==> flow/design.v <==
package cordic_pkg;
    localparam int XY_W = 16;
    localparam int ANGLE_W = 32;
    localparam int MAX_ITER = 32;  
    localparam logic signed [31:0] ANG_PI = 32'sh8000_0000;
    localparam logic signed [31:0] ANG_PI_2 = 32'sh4000_0000;
    localparam logic signed [15:0] KINV_Q15 = 16'sd19898;  
    localparam int KINV_SHIFT = 15;
    localparam real PI = 3.14159265358979323846;
    function automatic logic signed [MAX_ITER-1:0] atan_lut(input int unsigned idx);
        case (idx)
          0: atan_lut = 32'sh2000_0000;
          1: atan_lut = 32'sh12E4_051D;
          2: atan_lut = 32'sh09FB_385B;
          3: atan_lut = 32'sh0511_11D4;
          4: atan_lut = 32'sh028B_0D43;
          5: atan_lut = 32'sh0145_77E1;
          6: atan_lut = 32'sh00A2_EC1E;
          7: atan_lut = 32'sh0051_F155;
          8: atan_lut = 32'sh0028_F953;
          9: atan_lut = 32'sh0014_7E6E;
          10: atan_lut = 32'sh000A_7CC8;
          11: atan_lut = 32'sh0005_3E64;
          12: atan_lut = 32'sh0002_9F32;
          13: atan_lut = 32'sh0001_4F99;
          14: atan_lut = 32'sh0000_A7CC;
          15: atan_lut = 32'sh0000_53E6;
          default: atan_lut = 32'sd0;
        endcase
    endfunction
endpackage
module cordic_stage #(
    parameter int XYI = 19,
    parameter int ANGLE_W = 32,
    parameter int I = 0,
    parameter logic MODE = 1'b0  
)(
    input logic clk,
    input logic rst_n,
    input logic ce,
    input logic signed [XYI:0] x_in,
    input logic signed [XYI:0] y_in,
    input logic signed [ANGLE_W-1:0] z_in,
    output logic signed [XYI:0] x_out,
    output logic signed [XYI:0] y_out,
    output logic signed [ANGLE_W-1:0] z_out
);
    typedef enum logic {MODE_ROT = 1'b0, MODE_VEC = 1'b1} cordic_mode_e;
    logic signed [XYI:0] x_shr;
    logic signed [XYI:0] y_shr;
    logic signed [ANGLE_W-1:0] atan_i;
    logic dir;
    always_comb begin
        x_shr = x_in >>> I;
        y_shr = y_in >>> I;
        atan_i = $signed(cordic_pkg::atan_lut(I));
        dir = (MODE == MODE_ROT) ? z_in[ANGLE_W-1] : y_in[XYI];
    end
    always_ff @(posedge clk or negedge rst_n) begin
        if (!rst_n) begin
            x_out <= '0;
            y_out <= '0;
            z_out <= '0;
        end else if (ce) begin
            if (MODE == MODE_ROT) begin
                x_out <= dir ? (x_in + y_shr) : (x_in - y_shr);
                y_out <= dir ? (y_in - x_shr) : (y_in + x_shr);
                z_out <= dir ? (z_in + atan_i) : (z_in - atan_i);
            end else begin
                x_out <= dir ? (x_in - y_shr) : (x_in + y_shr);
                y_out <= dir ? (y_in + x_shr) : (y_in - x_shr);
                z_out <= dir ? (z_in - atan_i) : (z_in + atan_i);
            end
        end
      end
endmodule
module cordic_preproc #(
  parameter int XY_W = 16,
  parameter int XYI = 19,
  parameter int ANGLE_W = 32
)(
  input logic clk,
  input logic rst_n,
  input logic ce,
  input logic load,
  input logic signed [XY_W-1:0] x_in,
  input logic signed [XY_W-1:0] y_in,
  input logic [ANGLE_W-1:0] angle_in,
  output logic signed [XYI:0] x0,
  output logic signed [XYI:0] y0,
  output logic signed [ANGLE_W-1:0] z0
);
  logic signed [ANGLE_W-1:0] ang_s;
  logic [1:0] quadrant;
  logic signed [XYI:0] x_ext, y_ext;
  always_comb begin
    ang_s = $signed(angle_in);
    quadrant = ang_s[ANGLE_W-1 -: 2];
    x_ext = {{(XYI-XY_W+1){x_in[XY_W-1]}}, x_in};
    y_ext = {{(XYI-XY_W+1){y_in[XY_W-1]}}, y_in};
  end
  always_ff @(posedge clk or negedge rst_n) begin
    if (!rst_n) begin
      x0 <= '0;
      y0 <= '0;
      z0 <= '0;
    end else if (ce) begin
      if (load) begin
        unique case (quadrant)
          2'b00, 2'b11: begin
            x0 <= x_ext;
            y0 <= y_ext;
            z0 <= ang_s;
          end
          2'b01: begin
            x0 <= -y_ext;
            y0 <= x_ext;
            z0 <= ang_s - $signed(cordic_pkg::ANG_PI_2);
          end
          2'b10: begin
            x0 <= y_ext;
            y0 <= -x_ext;
            z0 <= ang_s + $signed(cordic_pkg::ANG_PI_2);
          end
        endcase
      end
    end
  end
endmodule
module cordic_rotator #(
    parameter int XY_W = 16,
    parameter int ANGLE_W = 32,
    parameter int ITER = 16,
    parameter int GUARD = 3,
    parameter int GAIN_COMP = 0
)(
    input logic clk,
    input logic rst_n,
    input logic in_valid,
    output logic in_ready,
    input logic signed [XY_W-1:0] x_start,
    input logic signed [XY_W-1:0] y_start,
    input logic signed [ANGLE_W-1:0] angle,
    output logic out_valid,
    input logic out_ready,
    output logic signed [XY_W-1:0] cosine,
    output logic signed [XY_W-1:0] sine
);
    logic stall;
    logic accept;
    assign stall = out_valid && !out_ready;
    assign in_ready = !stall;
    assign accept = in_valid && in_ready;
    logic [ITER:0] vld;
    always_ff @(posedge clk or negedge rst_n) begin
        if (!rst_n) begin
            vld <= '0;
        end else if (!stall) begin
            vld <= {vld[ITER-1:0], accept};
        end
    end
    assign out_valid = vld[ITER];
    localparam int XYI = XY_W + GUARD;
    logic signed [XYI:0] x0;
    logic signed [XYI:0] y0;
    logic signed [ANGLE_W-1:0] z0;
    cordic_preproc #(
        .XY_W(XY_W),
        .XYI(XYI),
        .ANGLE_W(ANGLE_W)
    ) u_preproc (
        .clk(clk),
        .rst_n(rst_n),
        .ce(!stall),
        .load(accept),
        .x_in(x_start),
        .y_in(y_start),
        .angle_in(angle),
        .x0(x0),
        .y0(y0),
        .z0(z0)
    );
    logic signed [XYI:0] x_pipe [0:ITER];
    logic signed [XYI:0] y_pipe [0:ITER];
    logic signed [ANGLE_W-1:0] z_pipe [0:ITER];
    assign x_pipe[0] = x0;
    assign y_pipe[0] = y0;
    assign z_pipe[0] = z0;
    genvar i;
    generate
        for (i = 0; i < ITER; i++) begin : STG
            cordic_stage #(
                .XYI(XYI),
                .ANGLE_W(ANGLE_W),
                .I(i),
                .MODE(1'b0) 
            ) u_stage (
                .clk(clk),
                .rst_n(rst_n),
                .ce(!stall),
                .x_in(x_pipe[i]),
                .y_in(y_pipe[i]),
                .z_in(z_pipe[i]),
                .x_out(x_pipe[i+1]),
                .y_out(y_pipe[i+1]),
                .z_out(z_pipe[i+1])
            );
         end
    endgenerate
    logic signed [XYI:0] cos_raw, sin_raw;
    assign cos_raw = x_pipe[ITER];
    assign sin_raw = y_pipe[ITER];
    localparam int MULT_W = (XYI+1) + 16;
    logic signed [MULT_W-1:0] cos_prod, sin_prod;
    logic signed [XYI:0] cos_sc, sin_sc;
    always_comb begin
        cos_prod = $signed(cos_raw) * $signed(cordic_pkg::KINV_Q15);
        sin_prod = $signed(sin_raw) * $signed(cordic_pkg::KINV_Q15);
        cos_sc = $signed(cos_prod >>> cordic_pkg::KINV_SHIFT);
        sin_sc = $signed(sin_prod >>> cordic_pkg::KINV_SHIFT);
    end
    logic signed [XYI:0] cos_sel, sin_sel;
    always_comb begin
      if (GAIN_COMP) begin
        cos_sel = cos_sc;
        sin_sel = sin_sc;
      end else begin
        cos_sel = cos_raw;
        sin_sel = sin_raw;
      end
    end
    assign cosine = cos_sel[XY_W-1:0];
    assign sine = sin_sel[XY_W-1:0];
endmodule
module cordic_rot_top (
    input logic clk,
    input logic rst_n,
    input logic in_valid,
    output logic in_ready,
    input logic signed [15:0] x_start,
    input logic signed [15:0] y_start,
    input logic signed [31:0] angle,
    output logic out_valid,
    input logic out_ready,
    output logic signed [15:0] cosine,
    output logic signed [15:0] sine
);
    cordic_rotator #(
        .XY_W(16),
        .ANGLE_W(32),
        .ITER(16),
        .GUARD(3),
        .GAIN_COMP(1)
    ) u_rot (
        .clk(clk),
        .rst_n(rst_n),
        .in_valid(in_valid),
        .in_ready(in_ready),
        .x_start(x_start),
        .y_start(y_start),
        .angle(angle),
        .out_valid(out_valid),
        .out_ready(out_ready),
        .cosine(cosine),
        .sine(sine)
    );
endmodule
Step by step through the tools: cordic_rot_top

What the tools print for cordic_rot_top, step after step.
Lines are those of the file above, counted from 1.
Library cell names are shortened.
The mark -- stands for no value.

Top module: cordic_rot_top
Clock port: clk
Library: sky130hd
Timing corner: tt_025C_1v80

Word level

Source: Yosys, flattened and elaborated. Widths are those after wreduce. Registers that Yosys merges into a memory's read port (data or address) are not register bits. Print and check cells do not count. Equal cells are merged and count once.

Multiplexer cells: 50
$add $sub $neg: 97
Multipliers: 2
Reduce/logical cells: 7
Bitwise logic cells: 1
Eq/ne operators: 3

Operator list:

| kind                                                 | count |
| multiplier 20 x 15 -> 30 bit (second input constant) | 2 |
| two-way mux 20 bit                                   | 32 |
| two-way mux 32 bit                                   | 15 |
| parallel mux 20 bit (select 3 bit)                   | 2 |
| parallel mux 32 bit (select 3 bit)                   | 1 |
| negator 16 -> 20 bit                                 | 2 |
| adder 20 x 10 -> 20 bit                              | 2 |
| subtractor 20 x 10 -> 20 bit                         | 2 |
| adder 20 x 11 -> 20 bit                              | 2 |
| subtractor 20 x 11 -> 20 bit                         | 2 |
| adder 20 x 12 -> 20 bit                              | 2 |
| subtractor 20 x 12 -> 20 bit                         | 2 |
| adder 20 x 13 -> 20 bit                              | 2 |
| subtractor 20 x 13 -> 20 bit                         | 2 |
| adder 20 x 14 -> 20 bit                              | 2 |
| subtractor 20 x 14 -> 20 bit                         | 2 |
| adder 20 x 15 -> 20 bit                              | 2 |
| subtractor 20 x 15 -> 20 bit                         | 2 |
| adder 20 x 16 -> 20 bit                              | 2 |
| subtractor 20 x 16 -> 20 bit                         | 2 |
| adder 20 x 17 -> 20 bit                              | 2 |
| subtractor 20 x 17 -> 20 bit                         | 2 |
| adder 20 x 18 -> 20 bit                              | 2 |
| subtractor 20 x 18 -> 20 bit                         | 2 |
| adder 20 x 19 -> 20 bit                              | 2 |
| subtractor 20 x 19 -> 20 bit                         | 2 |
| subtractor 20 bit                                    | 2 |
| adder 20 x 5 -> 20 bit                               | 2 |

Other operator kinds: 50; their cells: 62.

Cells after elaboration: 211
Input bits: 68
Register bits after elaboration: 1209
Output and inout bits: 34

Logic depth

Depth = most cells in a row (Yosys ltp): at word level without a register or memory, in the mapped netlist without a sequential cell, where the memories' decode and read muxes count.

Depth after elaboration: 5
ABC_AREA: 0
Gate-level depth with buffers: 23
Depth with buffers taken out: 23

Netlist

Yosys stat after the flow's synthesis: flattened, memories mapped to cells. It holds for the ABC_AREA given above (unset counts as 0); a run with the other value may have another netlist.

Cells by type:

| cell type | count | total area (µm²) |
| dfrtp_1   | 1175  | 29403.2 |
| ha_1      | 1362  | 1.7E+04 |
| a21oi_1   | 1421  | 7.11E+03 |
| xnor2_1   | 709   | 6.21E+03 |
| fa_1      | 256   | 5.12E+03 |
| nand2_1   | 1311  | 4920.97 |
| o21ai_0   | 911   | 4.56E+03 |
| nor2_1    | 1210  | 4.54E+03 |
| xor2_1    | 509   | 4.46E+03 |
| inv_1     | 815   | 3.06E+03 |
| a21o_1    | 336   | 2.52E+03 |
| nor3_1    | 303   | 1.52E+03 |
| clkbuf_1  | 341   | 1.28E+03 |
| nand2b_1  | 176   | 1.1E+03 |
| o21bai_1  | 134   | 1.01E+03 |
| o21a_1    | 127   | 953.414 |
| o31ai_1   | 118   | 885.85 |
| nand3_1   | 165   | 825.792 |

Other cell types: 72; their cells: 1296.

Area of sequential cells: 29403.2 µm²
Cell count: 12675
Cell area after synthesis: 106246.9 µm²
Flip-flops: 1175
Buffer cells: 371

By module: a second synthesis without flattening, with its own total; a netlist apart from the flattened one above.

Cell total of the unflattened synthesis: 13904
Area (unflattened synthesis): 122764.0 µm²

Each row is one instance without its submodules.

Modules:

| module         | area (µm²) | seq. area (µm²) | cells | instances |
| cordic_rotator | 11464.7    | 425.4           | 1154  | 1 |
| cordic_stage   | 7128.1     | 1801.7          | 837   | 1 |
| cordic_stage   | 7084.3     | 1801.7          | 827   | 1 |
| cordic_stage   | 7045.5     | 1801.7          | 809   | 1 |
| cordic_stage   | 7006.7     | 1801.7          | 809   | 1 |
| cordic_stage   | 6934.2     | 1801.7          | 810   | 1 |
| cordic_stage   | 6874.1     | 1801.7          | 827   | 1 |
| cordic_stage   | 6804.0     | 1801.7          | 790   | 1 |
| cordic_stage   | 6780.3     | 1801.7          | 770   | 1 |
| cordic_stage   | 6761.5     | 1801.7          | 783   | 1 |
| cordic_stage   | 6723.9     | 1801.7          | 744   | 1 |
| cordic_stage   | 6691.4     | 1801.7          | 784   | 1 |
| cordic_stage   | 6607.6     | 1801.7          | 749   | 1 |
| cordic_stage   | 6471.2     | 1801.7          | 713   | 1 |

Modules not listed: 5.

Path before layout

Path of least setup slack by OpenSTA after synthesis, without wires, with an ideal clock, recovery checks aside; 20% of the period is set as input and as output delay. Where synthesis merged equal registers, the netlist keeps one of their names.

Path kind: register to output
Start point: reg u_rot.STG[15].u_stage.x_out[5]
End point: out cosine[15]
Delay of the path: 5.810 ns
Output delay: 1.700 ns
Path buffers: 0
Data arrival time: 5.810 ns
Driving pins on the path: 24
Required time: 6.800 ns
Slack: 0.990 ns
Clock period: 8.5 ns
Time at the first pin: 0.000 ns
Synthesis period reached: 7.51 ns

"delay of the path" is the arrival time less input delay plus setup time.
At an output port there is no setup time.
"driving pins on the path" counts driving pins, that of a launching flip-flop among them; a cell with two outputs on the path counts twice.
"synthesis period reached" = period - worst setup slack (recovery checks aside). The figure is calculated, with input and output delays left at 20% of the set period.
Between the ends stands the longest chain of elaborated cells between them, by number of cells; it is not shown to be the way that was timed. Of several equally long chains one is given.
A line is the first line of the expression or statement that the cell stems from. Yosys adds cells for indexed reads and writes and turns some case tables into memories.
At most two assigning lines are given for a register; there are more.

Cell sequence: dfrtp_1 -> ha_1 -> xor2_1 -> ha_1 -> a21oi_1 -> fa_1 -> fa_1 -> inv_1 -> fa_1 -> inv_1 -> fa_1 -> inv_1 -> ha_1 -> a21o_1 -> a21o_1 -> a21oi_1 -> o21ai_0 -> inv_1 -> a21oi_1 -> o41ai_1 -> o211ai_1 -> o41ai_1 -> o21ba_2 -> xnor2_1
Length of the longest elaborated chain: 1
Elaborated cells between the ends (all ways): 1
RTL lines with such cells: 1
Those cells by class: 1 x mul

Ends and longest elaborated chain, post-synthesis:

| what                         | RTL line | source |
| from (decl)                  | 44       | `output logic signed [XYI:0] x_out,` |
| from (assign)                | 66       | `x_out <= dir ? (x_in + y_shr) : (x_in - y_shr);` |
| from (assign)                | 70       | `x_out <= dir ? (x_in - y_shr) : (x_in + y_shr);` |
| multiplier 20 x 15 -> 30 bit | 217      | `cos_prod = $signed(cos_raw) * $signed(cordic_pkg::KINV_Q15);` |
| to (decl)                    | 245      | `output logic signed [15:0] cosine,` |

Path in the finished layout

From the final timing report of record 1: the path of least setup slack in the routed layout; clock arrival at registers is part of the times.

Path kind: register to output
Start point: reg u_rot.STG[15].u_stage.x_out[8]
End point: out cosine[15]
Time at the first pin: 0.81 ns
Data arrival time: 6.62 ns
Clock period: 8.39 ns
Output delay: 1.68 ns
Slack: 0.09 ns
Driving pins on the path: 27
Required time: 6.71 ns
Path buffers: 4

Between the ends stands the longest chain of elaborated cells between them, by number of cells; it is not shown to be the way that was timed. Of several equally long chains one is given.
At most two assigning lines are given for a register; there are more.

Cell sequence: dfrtp_2 -> ha_4 -> xor2_1 -> ha_1 -> inv_2 -> fa_1 -> inv_1 -> fa_1 -> fa_1 -> inv_1 -> fa_1 -> inv_2 -> ha_4 -> a21o_1 -> a21oi_2 -> o21ai_1 -> inv_1 -> a21oi_4 -> o41ai_2 -> buf_4 -> o211ai_1 -> buf_4 -> o41ai_4 -> buf_4 -> o21ba_2 -> xnor2_1 -> buf_2
Length of the longest elaborated chain: 1
Elaborated cells between the ends (all ways): 1
RTL lines with such cells: 1
Those cells by class: 1 x mul

Ends and longest elaborated chain, post-layout:

| what                         | RTL line | source |
| from (decl)                  | 44       | `output logic signed [XYI:0] x_out,` |
| from (assign)                | 66       | `x_out <= dir ? (x_in + y_shr) : (x_in - y_shr);` |
| from (assign)                | 70       | `x_out <= dir ? (x_in - y_shr) : (x_in + y_shr);` |
| multiplier 20 x 15 -> 30 bit | 217      | `cos_prod = $signed(cos_raw) * $signed(cordic_pkg::KINV_Q15);` |
| to (decl)                    | 245      | `output logic signed [15:0] cosine,` |

Subject: flow runs of cordic_rot_top

Hi,

Design cordic_rot_top on sky130hd. What follows are 3 stored runs of the flow, each under its own settings; their order means nothing. The constraints put input and output delay at 20% of the set period each and load the outputs with 0.01 pF.
"clock period reached": clock period set for the run, less the worst setup slack. It is reckoned from that one timing run; input and output delays stay at 20% of the period that was set.
"worst setup path time" means the part of the period allowed to the worst setup path (the constraints hold back 20% at inputs and 20% at outputs) less its slack; where the path has registers, the arrival times of their clocks count too.

## Record 1

==> flow/run.sh <==
#!/bin/bash
# the make line also repeats the synthesis and layout settings of config.mk as NAME=value (left out here)
make -C /OpenROAD-flow-scripts/flow DESIGN_CONFIG=/design/flow/config.mk WORK_HOME=/design/flow/orfs CLKGATE_MAP_FILE= finish
==> flow/config.mk <==
export PLATFORM = sky130hd
export DESIGN_NAME = cordic_rot_top
export DESIGN_NICKNAME = cordic_rot_top
export VERILOG_FILES = /design/flow/design.v
export SDC_FILE = /design/flow/constraint.sdc
export NUM_CORES = 4
export LEC_CHECK = 0
export CAP_MARGIN = 20
export CORE_MARGIN = 2
export CORE_UTILIZATION = 40
export SLEW_MARGIN = 20
==> flow/constraint.sdc <==
create_clock -name core_clock -period 8.39 [get_ports {clk}]
set_input_delay 1.6780 -clock core_clock [delete_from_list [all_inputs] [get_ports {clk}]]
set_output_delay 1.6780 -clock core_clock [all_outputs]
set_load 0.01 [all_outputs]

| result of record 1 | value |
|---|---|
| clock period reached | 8.300 ns |
| post-route utilization | 44.3 % |
| post-route worst hold slack | 0.463 ns |
| worst setup path time | 6.62 ns |
| worst path kind | register to output |
| chip area in the Yosys report | 106246.9 µm² |
| lowest setup slack | 0.090 ns |
| die footprint | 269756.0 µm² |
| standard-cell area after layout | 117234.0 µm² |
| summed negative setup slack | 0.000 ns |

## Record 2

==> flow/run.sh <==
#!/bin/bash
# the make line also repeats the synthesis and layout settings of config.mk as NAME=value (left out here)
make -C /OpenROAD-flow-scripts/flow DESIGN_CONFIG=/design/flow/config.mk WORK_HOME=/design/flow/orfs CLKGATE_MAP_FILE= finish
==> flow/config.mk <==
export PLATFORM = sky130hd
export DESIGN_NAME = cordic_rot_top
export DESIGN_NICKNAME = cordic_rot_top
export VERILOG_FILES = /design/flow/design.v
export SDC_FILE = /design/flow/constraint.sdc
export NUM_CORES = 4
export LEC_CHECK = 0
export CAP_MARGIN = 35
export CELL_PAD_IN_SITES_DETAIL_PLACEMENT = 0
export CORE_MARGIN = 2
export CORE_UTILIZATION = 41
export CTS_CLUSTER_DIAMETER = 51
export GPL_ROUTABILITY_DRIVEN = 1
export GPL_TIMING_DRIVEN = 0
export MAX_ROUTING_LAYER = met5
export SETUP_SLACK_MARGIN = 1.91
export SLEW_MARGIN = 20
export TNS_END_PERCENT = 20
==> flow/constraint.sdc <==
create_clock -name core_clock -period 12.2 [get_ports {clk}]
set_input_delay 2.4400 -clock core_clock [delete_from_list [all_inputs] [get_ports {clk}]]
set_output_delay 2.4400 -clock core_clock [all_outputs]
set_load 0.01 [all_outputs]

| result of record 2 | value |
|---|---|
| clock period reached | 9.891 ns |
| post-route utilization | 46.3 % |
| post-route worst hold slack | 0.468 ns |
| worst setup path time | 7.45 ns |
| worst path kind | register to output |
| chip area in the Yosys report | 106246.9 µm² |
| lowest setup slack | 2.309 ns |
| die footprint | 263225.0 µm² |
| standard-cell area after layout | 119067.0 µm² |
| summed negative setup slack | 0.000 ns |

## Record 3

==> flow/run.sh <==
#!/bin/bash
# the make line also repeats the synthesis and layout settings of config.mk as NAME=value (left out here)
make -C /OpenROAD-flow-scripts/flow DESIGN_CONFIG=/design/flow/config.mk WORK_HOME=/design/flow/orfs CLKGATE_MAP_FILE= finish
==> flow/config.mk <==
export PLATFORM = sky130hd
export DESIGN_NAME = cordic_rot_top
export DESIGN_NICKNAME = cordic_rot_top
export VERILOG_FILES = /design/flow/design.v
export SDC_FILE = /design/flow/constraint.sdc
export NUM_CORES = 4
export LEC_CHECK = 0
export CAP_MARGIN = 5
export CELL_PAD_IN_SITES_GLOBAL_PLACEMENT = 3
export CORE_ASPECT_RATIO = 0.98
export CORE_MARGIN = 2
export CORE_UTILIZATION = 32
export CTS_CLUSTER_DIAMETER = 330
export MIN_ROUTING_LAYER = met1
export PLACE_DENSITY_LB_ADDON = 0.07
export SLEW_MARGIN = 20
export TNS_END_PERCENT = 75
==> flow/constraint.sdc <==
create_clock -name core_clock -period 10.6 [get_ports {clk}]
set_input_delay 2.1200 -clock core_clock [delete_from_list [all_inputs] [get_ports {clk}]]
set_output_delay 2.1200 -clock core_clock [all_outputs]
set_load 0.01 [all_outputs]

| result of record 3 | value |
|---|---|
| clock period reached | 10.052 ns |
| post-route utilization | 35.6 % |
| post-route worst hold slack | 0.467 ns |
| worst setup path time | 7.93 ns |
| worst path kind | register to output |
| chip area in the Yosys report | 106246.9 µm² |
| lowest setup slack | 0.548 ns |
| die footprint | 336647.0 µm² |
| standard-cell area after layout | 117827.0 µm² |
| summed negative setup slack | 0.000 ns |

Regards
